==> flow/design.v <==
module processing_fsm(clock, reset, start_signal, size, done, 
                            buf_0_write_en, buf_1_write_en, error_buf_write_en,
                            buf_0_w_data, buf_1_w_data, error_mem_w_data,
                            buf_0_r_data, buf_1_r_data, error_mem_r_data,
                            buf_0_addr, buf_1_addr, error_mem_addr, buf_sel);
    input clock;
    input reset;
    input start_signal;
    input size;
    output reg done;
    output reg buf_0_write_en;
    output reg buf_1_write_en;
    output error_buf_write_en; 
    output reg [7:0] buf_0_w_data;
    output reg [7:0] buf_1_w_data;
    output [15:0] error_mem_w_data; 
    input  [7:0] buf_0_r_data;
    input  [7:0] buf_1_r_data;
    input  [15:0] error_mem_r_data; 
    output reg [15:0] buf_0_addr;
    output reg [15:0] buf_1_addr;
    output reg [15:0] error_mem_addr; 
    output reg buf_sel;
    assign error_buf_write_en = 1'b0;
    assign error_mem_w_data = 16'b0;
    parameter PIXEL_OFFSET = 1'b1, LINE_OFFSET = 9'd256, LINE_MAX = 8'd239, PIXELS_PER_LINE = 9'd256;
    parameter MAX_ADDRESS = 18'd61439;
    parameter
        WAIT              = 5'b00000,
        LOAD_MID_ERR      = 5'b00001,
        LOAD_BTM_ERR      = 5'b00010,
        CHECK_PACKET_ERR  = 5'b00011,
        NW_PIXEL          = 5'b00100,
        NORTH_PIXEL       = 5'b00101,
        NE_PIXEL          = 5'b00110,
        WEST_PIXEL        = 5'b00111,
        EAST_PIXEL        = 5'b01000,
        SW_PIXEL          = 5'b01001,
        SOUTH_PIXEL       = 5'b01010,
        SE_PIXEL          = 5'b01011,
        MEM_WAIT_1        = 5'b01100,
        MEM_WAIT_2        = 5'b01101,
        MEM_WAIT_3        = 5'b01110,
        SUM               = 5'b01111,
        WRITE_RESULT      = 5'b10000,
        DONE              = 5'b10001;
    reg [7:0] nw_pixel;
    reg [7:0] n_pixel;
    reg [7:0] ne_pixel;
    reg [7:0] w_pixel;
    reg [7:0] e_pixel;
    reg [7:0] sw_pixel;
    reg [7:0] s_pixel;
    reg [7:0] se_pixel;
    reg init;
    reg [15:0] pixel_address;
    reg [10:0] sum; 
    reg [15:0] err_buf_top;
    reg [15:0] err_buf_mid;
    reg [15:0] err_buf_btm;
    reg [1:0] channel_count;
    reg [5:0] pixel_count;
    reg [3:0] packet_count;
    reg [7:0] line_count;
    wire [5:0] pixel_max;
    wire [3:0] packet_max;
    reg at_top;
    reg at_bottom;
    reg at_left;
    reg at_right;
    reg error_line_offset_w;
    reg error_line_offset_e;
    reg [4:0] state;
    reg from_buf_ne;
    reg from_buf_n;
    reg from_buf_nw;
    reg from_buf_w;
    reg from_buf_e;
    reg from_buf_sw;
    reg from_buf_s;
    reg from_buf_se;
    wire [4:0] packet_w = {1'b0, packet_count} - error_line_offset_w;
    wire [4:0] packet_e = {1'b0, packet_count} + error_line_offset_e;
    wire top_err_w = packet_w[4] ? 1'b0 : err_buf_top[4'd15 - packet_w[3:0]];
    wire btm_err_w = packet_w[4] ? 1'b0 : err_buf_btm[4'd15 - packet_w[3:0]];
    wire btm_err_e = packet_e[4] ? 1'b0 : err_buf_btm[4'd15 - packet_e[3:0]];
    assign pixel_max =  (size == 2'b10) ? 63 :
                        (size == 2'b01) ? 31 :
                                          15 ;
    assign packet_max = (size == 2'b10) ? 3 :
                        (size == 2'b01) ? 7 :
                                         15 ;
    always @(posedge clock, negedge reset) begin
        if(!reset) begin
            at_top <= 0;
            at_bottom <= 0;
            at_left <= 0;
            at_right <= 0;
        end
        else begin
            case(state)
                CHECK_PACKET_ERR: begin
                    if (line_count == 0) begin
                        at_top <= 1'b1;
                        at_bottom <= 1'b0;
                    end
                    else if (line_count == 239) begin
                        at_top <= 1'b0;
                        at_bottom <= 1'b1;
                    end
                    else begin 
                        at_top <= 1'b0;
                        at_bottom <= 1'b0;
                    end
                    if (pixel_count == 0 && packet_count == 0) begin
                        at_left <= 1'b1; 
                        at_right <= 1'b0;
                    end 
                    else if (pixel_count == pixel_max && packet_count == packet_max) begin
                        at_left <= 1'b0; 
                        at_right <= 1'b1;
                    end
                    else begin
                        at_left <= 1'b0; 
                        at_right <= 1'b0;
                    end
                end
                default: begin
                    at_top <= at_top;
                    at_bottom <= at_bottom;
                    at_left <= at_left;
                    at_right <= at_right;
                end
            endcase
        end 
    end
    always @(posedge clock, negedge reset) begin
        if(!reset) begin
            error_line_offset_w <= 1'b0;
            error_line_offset_e <= 1'b0;
        end
        else begin
            case(state)
                CHECK_PACKET_ERR: begin
                    if (err_buf_mid[15-packet_count] == 1) begin
                        if (pixel_count == 0) begin
                            error_line_offset_w <= 1'b1;
                            error_line_offset_e <= 1'b0;
                        end
                        else if (pixel_count == pixel_max) begin
                            error_line_offset_e <= 1'b1;
                            error_line_offset_w <= 1'b0;
                        end
                        else begin
                            error_line_offset_w <= 1'b0;
                            error_line_offset_e <= 1'b0;
                        end
                    end
                    else begin
                        error_line_offset_w <= 1'b0;
                        error_line_offset_e <= 1'b0;
                    end
                end
                default: begin
                    error_line_offset_w <= error_line_offset_w;
                    error_line_offset_e <= error_line_offset_e;
                end
            endcase
        end
    end
    always @(posedge clock, negedge reset) begin
        if(!reset) begin
            pixel_address <= 0;
        end
        else begin
            case(state)
                WAIT: begin
                    pixel_address <= 0;
                end
                CHECK_PACKET_ERR: begin
                    pixel_address <= line_count * PIXELS_PER_LINE + 
                                     packet_count * (pixel_max + 1) + 
                                     pixel_count;
                end
                default: begin
                    pixel_address <= pixel_address;
                end
            endcase
        end 
    end
    always @(posedge clock, negedge reset) begin
        if(!reset) begin
            nw_pixel <= 0;
            n_pixel <= 0;
            ne_pixel <= 0;
            w_pixel <= 0;
            e_pixel <= 0;
            sw_pixel <= 0;
            s_pixel <= 0;
            se_pixel <= 0;
        end
        else begin
            case(state)
                WEST_PIXEL: begin
                    if (from_buf_nw) begin
                        nw_pixel <= buf_1_r_data;
                    end
                    else begin
                        nw_pixel <= buf_0_r_data;
                    end
                end
                EAST_PIXEL: begin
                    if (from_buf_n) begin
                        n_pixel <= buf_1_r_data;
                    end
                    else begin
                        n_pixel <= buf_0_r_data;
                    end
                end
                SW_PIXEL: begin
                    if (from_buf_ne) begin
                        ne_pixel <= buf_1_r_data;
                    end
                    else begin
                        ne_pixel <= buf_0_r_data;
                    end
                end
                SOUTH_PIXEL: begin
                    if (from_buf_w) begin
                        w_pixel <= buf_1_r_data;
                    end
                    else begin
                        w_pixel <= buf_0_r_data;
                    end
                end
                SE_PIXEL: begin
                    if (from_buf_e) begin
                        e_pixel <= buf_1_r_data;
                    end
                    else begin
                        e_pixel <= buf_0_r_data;
                    end
                end
                MEM_WAIT_1: begin
                    if (from_buf_sw) begin
                        sw_pixel <= buf_1_r_data;
                    end
                    else begin
                        sw_pixel <= buf_0_r_data;
                    end
                end
                MEM_WAIT_2: begin
                    if (from_buf_s) begin
                        s_pixel <= buf_1_r_data;
                    end
                    else begin
                        s_pixel <= buf_0_r_data;
                    end
                end
                MEM_WAIT_3: begin
                    if (from_buf_se) begin
                        se_pixel <= buf_1_r_data;
                    end
                    else begin
                        se_pixel <= buf_0_r_data;
                    end
                end
                default: begin
                    nw_pixel <= nw_pixel;
                    n_pixel <= n_pixel;
                    ne_pixel <= ne_pixel;
                    w_pixel <= w_pixel;
                    e_pixel <= e_pixel;
                    sw_pixel <= sw_pixel;
                    s_pixel <= s_pixel;
                    se_pixel <= se_pixel;
                end
            endcase
        end
    end
    always @(posedge clock, negedge reset) begin
        if(!reset) begin
            sum <= 0;
        end
        else begin
            case(state)
                SUM: begin
                    if (at_top && at_left) begin
                        sum <= (e_pixel + e_pixel + se_pixel + se_pixel + s_pixel + s_pixel + e_pixel + s_pixel) >> 3;
                    end
                    else if (at_top && at_right) begin
                        sum <= (w_pixel + w_pixel + sw_pixel + sw_pixel + s_pixel + s_pixel + w_pixel + s_pixel) >> 3;
                    end
                    else if (at_top) begin
                        sum <= (w_pixel + w_pixel + sw_pixel + s_pixel + s_pixel + se_pixel + e_pixel + e_pixel) >> 3;
                    end
                    else if (at_bottom && at_left) begin
                        sum <= (n_pixel + n_pixel + ne_pixel + ne_pixel + e_pixel + e_pixel + n_pixel + e_pixel) >> 3;
                    end
                    else if (at_bottom && at_right) begin
                        sum <= (w_pixel + w_pixel + nw_pixel + nw_pixel + n_pixel + n_pixel + w_pixel + n_pixel) >> 3;
                    end
                    else if (at_left) begin
                        sum <= (n_pixel + n_pixel + ne_pixel + e_pixel + e_pixel + se_pixel + s_pixel + s_pixel) >> 3;
                    end
                    else if (at_right) begin
                        sum <= (n_pixel + n_pixel + nw_pixel + w_pixel + w_pixel + sw_pixel + s_pixel + s_pixel) >> 3;
                    end
                    else if (at_bottom) begin
                        sum <= (w_pixel + nw_pixel + n_pixel + ne_pixel + e_pixel + w_pixel + n_pixel + e_pixel) >> 3; 
                    end
                    else begin
                        sum <= (nw_pixel + n_pixel + ne_pixel + w_pixel + e_pixel + sw_pixel + s_pixel + se_pixel) >> 3; 
                    end
                end
                default: begin
                    sum <= sum;
                end
            endcase
        end
    end
    always @(posedge clock, negedge reset) begin
        if(!reset) begin
            line_count <= 0;
            packet_count <= 0;
            pixel_count <= 0;
        end
        else begin
            case(state)
                WAIT: begin
                    pixel_count <= 0;
                    packet_count <= 0;
                    line_count <= 0;
                end
                CHECK_PACKET_ERR: begin
                    if(err_buf_mid[15-packet_count] == 1) begin
                        pixel_count <= pixel_count;
                        packet_count <= packet_count;
                        line_count <= line_count;
                    end
                    else begin
                        if (packet_count == packet_max) begin
                            if (line_count == LINE_MAX) begin
                                pixel_count <= 0;
                                packet_count <= 0;
                                line_count <= 0;
                            end
                            else begin
                                pixel_count <= 0;
                                packet_count <= 0;
                                line_count <= line_count + 1;
                            end
                        end
                        else begin
                            pixel_count <= 0;
                            packet_count <= packet_count + 1;
                            line_count <= line_count;
                        end
                    end
                end
                WRITE_RESULT: begin
                        if (pixel_count == pixel_max) begin
                            pixel_count <= 0;
                            if (packet_count == packet_max) begin
                                packet_count <= 0;
                                if(line_count == LINE_MAX) begin
                                    line_count <= 0;
                                end
                                else begin
                                    line_count <= line_count + 1;
                                end
                            end
                            else begin
                                packet_count <= packet_count + 1;
                                line_count <= line_count;
                            end
                        end
                        else begin
                            pixel_count <= pixel_count + 1;
                            packet_count <= packet_count;
                            line_count <= line_count;
                        end
                    end
                DONE: begin
                    line_count <= 0;
                    packet_count <= 0;
                    pixel_count <= 0;
                end
                default: begin
                    line_count <= line_count;
                    packet_count <= packet_count;
                    pixel_count <= pixel_count;
                end
            endcase
        end
    end
    always @(posedge clock, negedge reset)
    begin
        if(!reset) begin
            buf_0_w_data <= 0;
            buf_0_write_en <= 0;
            buf_1_w_data <= 0;
            buf_1_write_en <= 0;
        end
        else begin
            case(state)
                WRITE_RESULT: begin
                    if (buf_sel) begin
                        buf_1_w_data <= sum;
                        buf_1_write_en <= 1;
                    end
                    else begin
                        buf_0_w_data <= sum;
                        buf_0_write_en <= 1;
                    end
                end
                default: begin
                    buf_0_w_data <= buf_0_w_data;
                    buf_0_write_en <= 0;
                    buf_1_w_data <= buf_1_w_data;
                    buf_1_write_en <= 0;
                end
            endcase
        end
    end
    always @(posedge clock, negedge reset) begin
        if(!reset) begin
            buf_sel <= 0;
            done <= 0;
        end
        else begin
            case(state)
                DONE: begin
                    buf_sel <= ~buf_sel;
                    done <= 1;
                end
                default: begin
                    buf_sel <= buf_sel;
                    done <= 0;
                end
            endcase
        end
    end
    always @(posedge clock, negedge reset) begin
        if(!reset) begin
            buf_0_addr <= 16'b0;
            buf_1_addr <= 16'b0;
            from_buf_nw <= 1'b0;
            from_buf_n <= 1'b0;
            from_buf_ne <= 1'b0;
            from_buf_w <= 1'b0;
            from_buf_e <= 1'b0;
            from_buf_sw <= 1'b0;
            from_buf_s <= 1'b0;
            from_buf_se <= 1'b0;
        end
        else begin
            case(state)
                NW_PIXEL: begin
                    if (buf_sel == 0) begin
                        if (top_err_w) begin
                            buf_0_addr <= buf_0_addr;
                            buf_1_addr <= pixel_address - PIXEL_OFFSET - LINE_OFFSET;
                            from_buf_nw <= 1'b1;
                        end 
                        else begin
                            buf_0_addr <= pixel_address - PIXEL_OFFSET - LINE_OFFSET;
                            buf_1_addr <= buf_1_addr;
                            from_buf_nw <= 1'b0;
                        end
                    end
                    else begin
                        if (top_err_w) begin
                            buf_0_addr <= pixel_address - PIXEL_OFFSET - LINE_OFFSET;
                            buf_1_addr <= buf_1_addr;
                            from_buf_nw <= 1'b0;
                        end 
                        else begin
                            buf_1_addr <= pixel_address - PIXEL_OFFSET - LINE_OFFSET;
                            buf_0_addr <= buf_0_addr;
                            from_buf_nw <= 1'b1;
                        end
                    end
                end
                NORTH_PIXEL: begin
                    if (buf_sel == 0) begin
                        if (err_buf_top[15-packet_count]) begin
                            buf_1_addr <= pixel_address - LINE_OFFSET;
                            buf_0_addr <= buf_0_addr;
                            from_buf_n <= 1'b1;
                        end 
                        else begin
                            buf_0_addr <= pixel_address - LINE_OFFSET;
                            buf_1_addr <= buf_1_addr;
                            from_buf_n <= 1'b0;
                        end
                    end
                    else begin
                        if (err_buf_top[15-packet_count]) begin
                            buf_0_addr <= pixel_address - LINE_OFFSET;
                            buf_1_addr <= buf_1_addr;
                            from_buf_n <= 1'b0;
                        end 
                        else begin
                            buf_1_addr <= pixel_address - LINE_OFFSET;
                            buf_0_addr <= buf_0_addr;
                            from_buf_n <= 1'b1;
                        end
                    end
                end
                NE_PIXEL: begin
                    if (buf_sel == 0) begin
                        if (top_err_w) begin
                            buf_1_addr <= pixel_address + PIXEL_OFFSET - LINE_OFFSET;
                            buf_0_addr <= buf_0_addr;
                            from_buf_ne <= 1'b1;
                        end 
                        else begin
                            buf_0_addr <= pixel_address + PIXEL_OFFSET - LINE_OFFSET;
                            buf_1_addr <= buf_1_addr;
                            from_buf_ne <= 1'b0;
                        end
                    end
                    else begin
                        if (top_err_w) begin
                            buf_0_addr <= pixel_address + PIXEL_OFFSET - LINE_OFFSET;
                            buf_1_addr <= buf_1_addr;
                            from_buf_ne <= 1'b0;
                        end 
                        else begin
                            buf_1_addr <= pixel_address + PIXEL_OFFSET - LINE_OFFSET;
                            buf_0_addr <= buf_0_addr;
                            from_buf_ne <= 1'b1;
                        end
                    end
                end
                WEST_PIXEL: begin
                    if (buf_sel == 0) begin
                        buf_1_addr <= pixel_address - PIXEL_OFFSET;
                        buf_0_addr <= buf_0_addr;
                        from_buf_w <= 1'b1;
                    end
                    else begin
                        buf_0_addr <= pixel_address - PIXEL_OFFSET;
                        buf_1_addr <= buf_1_addr;
                        from_buf_w <= 1'b0;
                    end
                end
                EAST_PIXEL: begin
                    if (buf_sel == 0) begin
                        buf_1_addr <= pixel_address + PIXEL_OFFSET;
                        buf_0_addr <= buf_1_addr;
                        from_buf_e <= 1'b1;
                    end
                    else begin
                        buf_0_addr <= pixel_address + PIXEL_OFFSET;
                        buf_1_addr <= buf_1_addr;
                        from_buf_e <= 1'b0;
                    end
                end
                SW_PIXEL: begin
                    if (buf_sel == 0) begin
                        if (btm_err_w) begin
                            buf_1_addr <= pixel_address - PIXEL_OFFSET + LINE_OFFSET;
                            buf_0_addr <= buf_0_addr;
                            from_buf_sw <= 1'b1;
                        end 
                        else begin
                            buf_0_addr <= pixel_address - PIXEL_OFFSET + LINE_OFFSET;
                            buf_1_addr <= buf_1_addr;
                            from_buf_sw <= 1'b0;
                        end
                    end
                    else begin
                        if (btm_err_w) begin
                            buf_0_addr <= pixel_address - PIXEL_OFFSET + LINE_OFFSET;
                            buf_1_addr <= buf_1_addr;
                            from_buf_sw <= 1'b0;
                        end 
                        else begin
                            buf_1_addr <= pixel_address - PIXEL_OFFSET + LINE_OFFSET;
                            buf_0_addr <= buf_0_addr;
                            from_buf_sw <= 1'b1;
                        end
                    end
                end
                SOUTH_PIXEL: begin
                    if (buf_sel == 0) begin
                        if (err_buf_btm[15-packet_count]) begin
                            buf_1_addr <= pixel_address + LINE_OFFSET;
                            buf_0_addr <= buf_0_addr;
                            from_buf_s <= 1'b1;
                        end 
                        else begin
                            buf_0_addr <= pixel_address + LINE_OFFSET;
                            buf_1_addr <= buf_1_addr;
                            from_buf_s <= 1'b0;
                        end
                    end
                    else begin
                        if (err_buf_btm[15-packet_count]) begin
                            buf_0_addr <= pixel_address + LINE_OFFSET;
                            buf_1_addr <= buf_1_addr;
                            from_buf_s <= 1'b0;
                        end 
                        else begin
                            buf_1_addr <= pixel_address + LINE_OFFSET;
                            buf_0_addr <= buf_0_addr;
                            from_buf_s <= 1'b1;
                        end
                    end
                end
                SE_PIXEL: begin
                    if (buf_sel == 0) begin
                        if (btm_err_e) begin
                            buf_1_addr <= pixel_address + PIXEL_OFFSET + LINE_OFFSET;
                            buf_0_addr <= buf_0_addr;
                            from_buf_se <= 1'b1;
                        end 
                        else begin
                            buf_0_addr <= pixel_address + PIXEL_OFFSET + LINE_OFFSET;
                            buf_1_addr <= buf_1_addr;
                            from_buf_se <= 1'b0;
                        end
                    end
                    else begin
                        if (btm_err_e) begin
                            buf_0_addr <= pixel_address + PIXEL_OFFSET + LINE_OFFSET;
                            buf_1_addr <= buf_1_addr;
                            from_buf_se <= 1'b0;
                        end 
                        else begin
                            buf_1_addr <= pixel_address + PIXEL_OFFSET + LINE_OFFSET;
                            buf_0_addr <= buf_0_addr;
                            from_buf_se <= 1'b1;
                        end
                    end
                end
                default: begin
                    buf_0_addr <= buf_0_addr;
                    buf_1_addr <= buf_1_addr;
                    from_buf_nw <= from_buf_nw;
                    from_buf_n <= from_buf_n;
                    from_buf_ne <= from_buf_ne;
                    from_buf_w <= from_buf_w;
                    from_buf_e <= from_buf_e;
                    from_buf_sw <= from_buf_sw;
                    from_buf_s <= from_buf_s;
                    from_buf_se <= from_buf_se;
                end
            endcase
        end
    end
    always @(posedge clock, negedge reset)
    begin
        if(!reset) begin
            init <= 1'b1;
            err_buf_top <= 16'b0;
            err_buf_mid <= 16'b0;
            err_buf_btm <= 16'b0;
            error_mem_addr <= 16'b0;
        end
        else begin
            case(state)
                WAIT: begin
                    init <= 1'b1;
                    err_buf_top <= 16'b0;
                    err_buf_mid <= error_mem_r_data;
                    err_buf_btm <= 16'b0;
                    if (start_signal) begin
                        error_mem_addr <= 16'b1;
                    end
                    else begin
                        error_mem_addr <= 16'b0;
                    end
                end
                LOAD_MID_ERR: begin
                    init <= 1'b1;
                    err_buf_top <= err_buf_top;
                    err_buf_mid <= err_buf_mid;
                    err_buf_btm <= err_buf_btm;
                    error_mem_addr <= 16'b01;
                end
                LOAD_BTM_ERR: begin
                    init <= 1'b0;
                    if (init == 1'b1) begin
                        err_buf_top <= err_buf_top;
                        err_buf_mid <= err_buf_mid;
                        err_buf_btm <= err_buf_btm;
                        error_mem_addr <= error_mem_addr;
                    end
                    else begin
                        err_buf_top <= err_buf_mid;
                        err_buf_mid <= err_buf_btm;
                        err_buf_btm <= err_buf_btm;
                        error_mem_addr <= error_mem_addr;
                    end
                end
                CHECK_PACKET_ERR: begin
                    err_buf_top <= err_buf_top;
                    err_buf_mid <= err_buf_mid;
                    err_buf_btm <= error_mem_r_data;
                    error_mem_addr <= line_count + 1'b1;
                end
                default: begin
                    err_buf_top <= err_buf_top;
                    err_buf_mid <= err_buf_mid;
                    err_buf_btm <= err_buf_btm;
                    error_mem_addr <= error_mem_addr;
                end
            endcase
        end
    end
    always @ (posedge clock, negedge reset) begin
        if(!reset) begin
            state <= WAIT;
        end
        else begin
            case(state)
                WAIT: begin
                    if(start_signal) begin
                        state <= LOAD_MID_ERR;
                    end
                    else begin
                        state <= WAIT;
                    end
                end
                LOAD_MID_ERR: begin
                    state <= LOAD_BTM_ERR;
                end
                LOAD_BTM_ERR: begin
                    state <= CHECK_PACKET_ERR;
                end
                CHECK_PACKET_ERR: begin
                    if (err_buf_mid[15-packet_count] == 1'b1) begin
                        state <= NW_PIXEL;
                    end
                    else begin
                        if (packet_count == packet_max) begin
                            if (line_count == LINE_MAX) begin
                                state <= DONE;
                            end
                            else begin
                                state <= LOAD_BTM_ERR;
                            end
                        end
                        else begin
                            state <= CHECK_PACKET_ERR;
                        end
                    end
                end
                NW_PIXEL: begin
                    state <= NORTH_PIXEL;
                end
                NORTH_PIXEL: begin
                    state <= NE_PIXEL;
                end
                NE_PIXEL: begin
                    state <= WEST_PIXEL;
                end
                WEST_PIXEL: begin
                    state <= EAST_PIXEL;
                end 
                EAST_PIXEL: begin
                    state <= SW_PIXEL;
                end
                SW_PIXEL: begin
                    state <= SOUTH_PIXEL;
                end
                SOUTH_PIXEL: begin
                    state <= SE_PIXEL;
                end
                SE_PIXEL: begin
                    state <= MEM_WAIT_1;
                end
                MEM_WAIT_1: begin
                    state <= MEM_WAIT_2;
                end
                MEM_WAIT_2: begin
                    state <= MEM_WAIT_3;
                end
                MEM_WAIT_3: begin
                    state <= SUM;
                end
                SUM: begin
                    state <= WRITE_RESULT;
                end
                WRITE_RESULT: begin
                    if (pixel_count == pixel_max) begin
                        if (packet_count == packet_max) begin
                            if(line_count == LINE_MAX) begin
                                state <= DONE;
                            end
                            else begin
                                state <= LOAD_BTM_ERR;
                            end
                        end
                        else begin
                            state <= CHECK_PACKET_ERR;
                        end
                    end
                    else begin
                        state <= CHECK_PACKET_ERR;
                    end
                end
                DONE: begin
                    state <= WAIT;
                end 
            endcase
        end
    end
endmodule
From RTL to reports: processing_fsm
What the tools print for processing_fsm, step after step.
Lines are those of the file above, counted from 1.
Operators: Yosys type, input widths -> output width; for muxes data width and select width s.
{ "setup": {"top_module": "processing_fsm", "clk_port": "clock", "cell_library": "sky130hd", "corner": "tt_025C_1v80"} }

After elaboration
Source: Yosys, flattened and elaborated, memories not mapped. Widths are those after wreduce. Registers that Yosys merges into a memory's read port (data or address) are not register bits. Print and check cells do not count.
{ "classes": {"cmp": 0, "multipliers": 1, "add_sub_neg": 77, "reduce_and_logical": 26, "eq_ne": 52, "n_logic": 1, "div_mod_pow": 0, "shift": 6, "mux": 110} }
{ "ops": {"columns": ["cell", "n"], "rows": [
  ["$mux 16", 30],
  ["$add 11x8->11", 42],
  ["$pmux 16 s8", 2],
  ["$mux 8", 20],
  ["$pmux 16 s2", 4],
  ["$pmux 5 s18", 1],
  ["$ne 3x3->1 const B", 24],
  ["$add 10x8->11", 5],
  ["$add 9x8->10", 5],
  ["$shiftx 16x4->1", 3],
  ["$shiftx 16x5->1", 3],
  ["$add 16x9->16 const B", 3],
  ["$sub 16x9->16 const B", 3],
  ["$pmux 16 s3", 1],
  ["$add 8x8->9", 5],
  ["$mul 4x6->10", 1],
  ["$eq 5x4->1 const B", 8],
  ["$mux 1", 37],
  ["$mux 5", 5],
  ["$pmux 8 s3", 1],
  ["$eq 5x3->1 const B", 4],
  ["$reduce_bool 18->1", 1],
  ["$pmux 6 s3", 1],
  ["$add 16x1->16 const B", 1],
  ["$sub 16x1->16 const B", 1],
  ["$add 16x10->16", 1],
  ["$add 16x6->16", 1],
  ["$ne 2x2->1 const B", 8]
]} }
Other operator kinds: 33; their cells: 52.
{ "word_totals": {"clocked_rd_ports_x_width": 0, "wordCells": 314, "latch_bits": 0, "memories": 0, "ff_bits": 242, "input_bits": 36, "output_inout_bits": 85, "ramBits": 0, "rom_bits": 0} }

Logic depth
Depth = most cells in a row (Yosys ltp): at word level without a register or memory, in the mapped netlist without a sequential cell, where the memories' decode and read muxes count.
{ "logic_depth": {"depth_word": 15, "ABC_AREA": 1, "ltp_mapped": 27, "mapped_depth_nobuf": 27} }

After synthesis
Yosys stat after the flow's synthesis: flattened, memories mapped to cells. It holds for the ABC_AREA given above (unset counts as 0); a run with the other value may have another netlist.
{ "synth_totals": {"sequential_area_um2": 6208.5, "synth_area_um2": 23412.5, "buffers": 121, "ff_cells": 248, "cells": 2974} }
{ "by_type": {"columns": ["cell", "n", "area_total_um2"], "rows": [
  ["sky130_fd_sc_hd__dfrtp_1", 246, 6.16E+03],
  ["sky130_fd_sc_hd__fa_1", 207, 4.14E+03],
  ["sky130_fd_sc_hd__nand2_1", 539, 2023.19],
  ["sky130_fd_sc_hd__inv_1", 494, 1.85E+03],
  ["sky130_fd_sc_hd__ha_1", 139, 1.74E+03],
  ["sky130_fd_sc_hd__o21ai_0", 276, 1.38E+03],
  ["sky130_fd_sc_hd__a21oi_1", 247, 1.24E+03],
  ["sky130_fd_sc_hd__nand3_1", 150, 750.72],
  ["sky130_fd_sc_hd__nor2_1", 185, 694.416],
  ["sky130_fd_sc_hd__xor2_1", 37, 324.061],
  ["sky130_fd_sc_hd__o211ai_1", 41, 307.795],
  ["sky130_fd_sc_hd__o22ai_1", 48, 300.288],
  ["sky130_fd_sc_hd__clkbuf_1", 65, 243.984],
  ["sky130_fd_sc_hd__buf_4", 32, 240.23],
  ["sky130_fd_sc_hd__o21ai_2", 14, 122.618],
  ["sky130_fd_sc_hd__nand4_1", 17, 106.352],
  ["sky130_fd_sc_hd__o21ai_1", 21, 105.101],
  ["sky130_fd_sc_hd__nor3_1", 18, 90.086]
]} }
Other cell types: 53; their cells: 198.

Timing after synthesis
OpenSTA on the mapped netlist: ideal clock, no wires. The path of least setup slack (recovery checks aside). Input and output delay are each 20% of the period. Register names are those of the netlist, which keeps one name where synthesis merged equal registers.
{ "synth_timing": {"path_kind": "register -> register", "from": "reg w_pixel[3]", "to": "reg sum[5]", "t_required_ps": 6923, "setup_slack_ps": 2721, "path_delay_ps": 4278, "path_buffers": 0, "driving_pins": 20, "launch_ps": 0, "clock_period_ps": 7000, "t_arrival_ps": 4201, "setup_ps": 77, "period_less_setup_slack_ps": 4279} }
"path_delay_ps" = arrival - input delay + setup time.
"driving_pins": output pins that drive a net of the path, with the launching flip-flop's if there is one; two outputs of one cell count as two.
"period_less_setup_slack_ps" = period - worst setup slack (recovery checks aside). The figure is calculated, with input and output delays left at 20% of the set period.
Between the ends stands the longest chain of elaborated cells between them, by number of cells; it is not shown to be the way that was timed. Of several equally long chains one is given.
A line is the first line of the expression or statement that the cell stems from. Yosys adds cells for indexed reads and writes and turns some case tables into memories.
A register here has more assigning lines than the two given.
{ "synth_between": {"cell_sequence": "sky130_fd_sc_hd__dfrtp_1 > sky130_fd_sc_hd__inv_1 > sky130_fd_sc_hd__fa_1 > sky130_fd_sc_hd__inv_1 > sky130_fd_sc_hd__fa_1 > sky130_fd_sc_hd__fa_1 > sky130_fd_sc_hd__inv_1 > sky130_fd_sc_hd__fa_1 > sky130_fd_sc_hd__inv_1 > sky130_fd_sc_hd__fa_1 > sky130_fd_sc_hd__nand3_1 > sky130_fd_sc_hd__nand2_1 > sky130_fd_sc_hd__a31oi_1 > sky130_fd_sc_hd__xor2_1 > sky130_fd_sc_hd__nand2_1 > sky130_fd_sc_hd__nand3_1 > sky130_fd_sc_hd__nand3_1 > sky130_fd_sc_hd__nand3_1 > sky130_fd_sc_hd__nand2_1 > sky130_fd_sc_hd__a21oi_1", "elab_chain_len": 15, "cells_between": 43, "classes_between": "35 x add/sub; 8 x mux"} }
{ "synth_lines": {"columns": ["element", "line_no", "rtl"], "rows": [
  ["start: declaration", 50, "reg [7:0] w_pixel;"],
  ["start: assignment", 230, "w_pixel <= buf_1_r_data;"],
  ["start: assignment", 233, "w_pixel <= buf_0_r_data;"],
  ["$add 8x8->9", 310, "sum <= (w_pixel + nw_pixel + n_pixel + ne_pixel + e_pixel + w_pixel + n_pixel + e_pixel) >> 3;"],
  ["$add 9x8->10", 310, null],
  ["$add 10x8->11", 310, null],
  ["$add 11x8->11 (4 in a row)", 310, null],
  ["$mux 8", 309, "else if (at_bottom) begin"],
  ["$mux 8", 306, "else if (at_right) begin"],
  ["$mux 8", 303, "else if (at_left) begin"],
  ["$mux 8", 300, "else if (at_bottom && at_right) begin"],
  ["$mux 8", 297, "else if (at_bottom && at_left) begin"],
  ["$mux 8", 294, "else if (at_top) begin"],
  ["$mux 8", 291, "else if (at_top && at_right) begin"],
  ["$mux 8", 288, "if (at_top && at_left) begin"],
  ["end: assignment", 289, "sum <= (e_pixel + e_pixel + se_pixel + se_pixel + s_pixel + s_pixel + e_pixel + s_pixel) >> 3;"],
  ["end: assignment", 292, "sum <= (w_pixel + w_pixel + sw_pixel + sw_pixel + s_pixel + s_pixel + w_pixel + s_pixel) >> 3;"]
]} }

Timing after layout
From the final timing report of flow run A: the path of least setup slack in the routed layout; clock arrival at registers is part of the times.
The path's times are printed in steps of 10 ps; the period is the one set.
{ "layout_timing": {"path_kind": "register -> register", "from": "reg e_pixel[7]", "to": "reg sum[7]", "driving_pins": 26, "t_arrival_ps": 6480, "setup_ps": 30, "setup_slack_ps": 3180, "t_required_ps": 9670, "clock_period_ps": 9090, "path_buffers": 0, "launch_ps": 610} }
Between the ends stands the longest chain of elaborated cells between them, by number of cells; it is not shown to be the way that was timed. Of several equally long chains one is given.
A register here has more assigning lines than the two given.
{ "layout_between": {"cell_sequence": "sky130_fd_sc_hd__dfrtp_1 > sky130_fd_sc_hd__inv_1 > sky130_fd_sc_hd__fa_1 > sky130_fd_sc_hd__fa_1 > sky130_fd_sc_hd__inv_1 > sky130_fd_sc_hd__fa_1 > sky130_fd_sc_hd__inv_1 > sky130_fd_sc_hd__fa_1 > sky130_fd_sc_hd__inv_1 > sky130_fd_sc_hd__ha_1 > sky130_fd_sc_hd__inv_1 > sky130_fd_sc_hd__o21ai_0 > sky130_fd_sc_hd__nand3_1 > sky130_fd_sc_hd__nand3_1 > sky130_fd_sc_hd__nand2_1 > sky130_fd_sc_hd__nand2_1 > sky130_fd_sc_hd__nand2_1 > sky130_fd_sc_hd__nand2_1 > sky130_fd_sc_hd__nand2_1 > sky130_fd_sc_hd__nand2_1 > sky130_fd_sc_hd__nand2_1 > sky130_fd_sc_hd__nand2_1 > sky130_fd_sc_hd__nand2_1 > sky130_fd_sc_hd__nand2_1 > sky130_fd_sc_hd__nand2_1 > sky130_fd_sc_hd__a21oi_1", "elab_chain_len": 12, "cells_between": 34, "cone_lines": 14, "classes_between": "26 x add/sub; 8 x mux"} }
{ "layout_lines": {"columns": ["element", "line_no", "rtl"], "rows": [
  ["start: declaration", 51, "reg [7:0] e_pixel;"],
  ["start: assignment", 238, "e_pixel <= buf_1_r_data;"],
  ["start: assignment", 241, "e_pixel <= buf_0_r_data;"],
  ["$add 11x8->11 (4 in a row)", 313, "sum <= (nw_pixel + n_pixel + ne_pixel + w_pixel + e_pixel + sw_pixel + s_pixel + se_pixel) >> 3;"],
  ["$mux 8", 309, "else if (at_bottom) begin"],
  ["$mux 8", 306, "else if (at_right) begin"],
  ["$mux 8", 303, "else if (at_left) begin"],
  ["$mux 8", 300, "else if (at_bottom && at_right) begin"],
  ["$mux 8", 297, "else if (at_bottom && at_left) begin"],
  ["$mux 8", 294, "else if (at_top) begin"],
  ["$mux 8", 291, "else if (at_top && at_right) begin"],
  ["$mux 8", 288, "if (at_top && at_left) begin"],
  ["end: assignment", 289, "sum <= (e_pixel + e_pixel + se_pixel + se_pixel + s_pixel + s_pixel + e_pixel + s_pixel) >> 3;"],
  ["end: assignment", 292, "sum <= (w_pixel + w_pixel + sw_pixel + sw_pixel + s_pixel + s_pixel + w_pixel + s_pixel) >> 3;"]
]} }

Measured data: module processing_fsm, platform sky130hd, 5 stored runs of the flow under differing settings, order arbitrary. Input and output delays are each 20% of the period that was set; the output load is 0.01 pF.
"period_less_ws_ps": clock period set for the run, less the worst setup slack. It is reckoned from that one timing run; input and output delays stay at 20% of the period that was set.
By "worst_path_ps" is meant the share of the clock period that the worst setup path is allowed (20% is reserved at inputs, 20% at outputs), minus its slack. Clock arrival times at its registers enter into it.
"worst_path_ps" is given in steps of 10 ps.
[
  {
    "run": "flow run A",
    "settings": { "ABC_AREA": 1, "CELL_PAD_IN_SITES_GLOBAL_PLACEMENT": 2, "CORE_UTILIZATION": 19, "CTS_CLUSTER_DIAMETER": 329, "CTS_CLUSTER_SIZE": 92, "GPL_ROUTABILITY_DRIVEN": 1, "GPL_TIMING_DRIVEN": 0, "MIN_ROUTING_LAYER": "met2", "PLACE_DENSITY_LB_ADDON": 0.3, "SETUP_SLACK_MARGIN": 1.58, "TNS_END_PERCENT": 45, "period_ns": 9.09, "CAP_MARGIN": 20, "CORE_MARGIN": 2, "SLEW_MARGIN": 20 },
    "results": { "design.die.area_um2": 126046.0, "timing.setup.ws_ps": 3183, "layout_stdcell_area_um2": 26744.4, "total_negative_slack_ps": 0, "period_less_ws_ps": 5907, "worst_path_ps": 5910, "path_kind": "register -> register", "fin_util_pct": 21.9, "post_synth_area_um2": 23412.5 }
  },
  {
    "run": "flow run B",
    "settings": { "CAP_MARGIN": 15, "CORE_UTILIZATION": 20, "CTS_CLUSTER_SIZE": 93, "MAX_ROUTING_LAYER": "met4", "PLACE_DENSITY": 0.59, "TNS_END_PERCENT": 40, "period_ns": 9.78, "CORE_MARGIN": 2, "SLEW_MARGIN": 20 },
    "results": { "design.die.area_um2": 117841.0, "timing.setup.ws_ps": 4332, "layout_stdcell_area_um2": 26470.4, "total_negative_slack_ps": 0, "period_less_ws_ps": 5448, "worst_path_ps": 5450, "path_kind": "register -> register", "fin_util_pct": 23.2, "post_synth_area_um2": 23022.1 }
  },
  {
    "run": "flow run C",
    "settings": { "CELL_PAD_IN_SITES_DETAIL_PLACEMENT": 0, "CELL_PAD_IN_SITES_GLOBAL_PLACEMENT": 1, "CORE_MARGIN": 8, "CORE_UTILIZATION": 16, "CTS_CLUSTER_DIAMETER": 61, "GPL_ROUTABILITY_DRIVEN": 1, "GPL_TIMING_DRIVEN": 0, "MAX_ROUTING_LAYER": "met4", "MIN_ROUTING_LAYER": "met1", "PLACE_DENSITY_LB_ADDON": 0.17, "TNS_END_PERCENT": 30, "period_ns": 3.96, "CAP_MARGIN": 20, "SLEW_MARGIN": 20 },
    "results": { "design.die.area_um2": 156282.0, "timing.setup.ws_ps": -965, "layout_stdcell_area_um2": 29557.1, "total_negative_slack_ps": -6071, "period_less_ws_ps": 4925, "worst_path_ps": 4920, "path_kind": "register -> register", "fin_util_pct": 20.6, "post_synth_area_um2": 23022.1 }
  },
  {
    "run": "flow run D",
    "settings": { "ABC_AREA": 1, "CELL_PAD_IN_SITES_GLOBAL_PLACEMENT": 2, "CORE_UTILIZATION": 19, "CTS_CLUSTER_DIAMETER": 329, "CTS_CLUSTER_SIZE": 92, "GPL_ROUTABILITY_DRIVEN": 1, "GPL_TIMING_DRIVEN": 0, "HOLD_SLACK_MARGIN": 0.16, "MIN_ROUTING_LAYER": "met2", "PLACE_DENSITY_LB_ADDON": 0.3, "SETUP_SLACK_MARGIN": 1.58, "period_ns": 9.09, "CAP_MARGIN": 20, "CORE_MARGIN": 2, "SLEW_MARGIN": 20 },
    "results": { "design.die.area_um2": 126046.0, "timing.setup.ws_ps": 3183, "layout_stdcell_area_um2": 26744.4, "total_negative_slack_ps": 0, "period_less_ws_ps": 5907, "worst_path_ps": 5910, "path_kind": "register -> register", "fin_util_pct": 21.9, "post_synth_area_um2": 23412.5 }
  },
  {
    "run": "flow run E",
    "settings": { "ABC_AREA": 1, "CORE_ASPECT_RATIO": 1.32, "CORE_UTILIZATION": 36, "PLACE_DENSITY": 0.41, "TNS_END_PERCENT": 35, "period_ns": 6.25, "CAP_MARGIN": 20, "CORE_MARGIN": 2, "SLEW_MARGIN": 20 },
    "results": { "design.die.area_um2": 67110.5, "timing.setup.ws_ps": 1336, "layout_stdcell_area_um2": 26201.4, "total_negative_slack_ps": 0, "period_less_ws_ps": 4914, "worst_path_ps": 4910, "path_kind": "register -> register", "fin_util_pct": 40.7, "post_synth_area_um2": 23412.5 }
  }
]
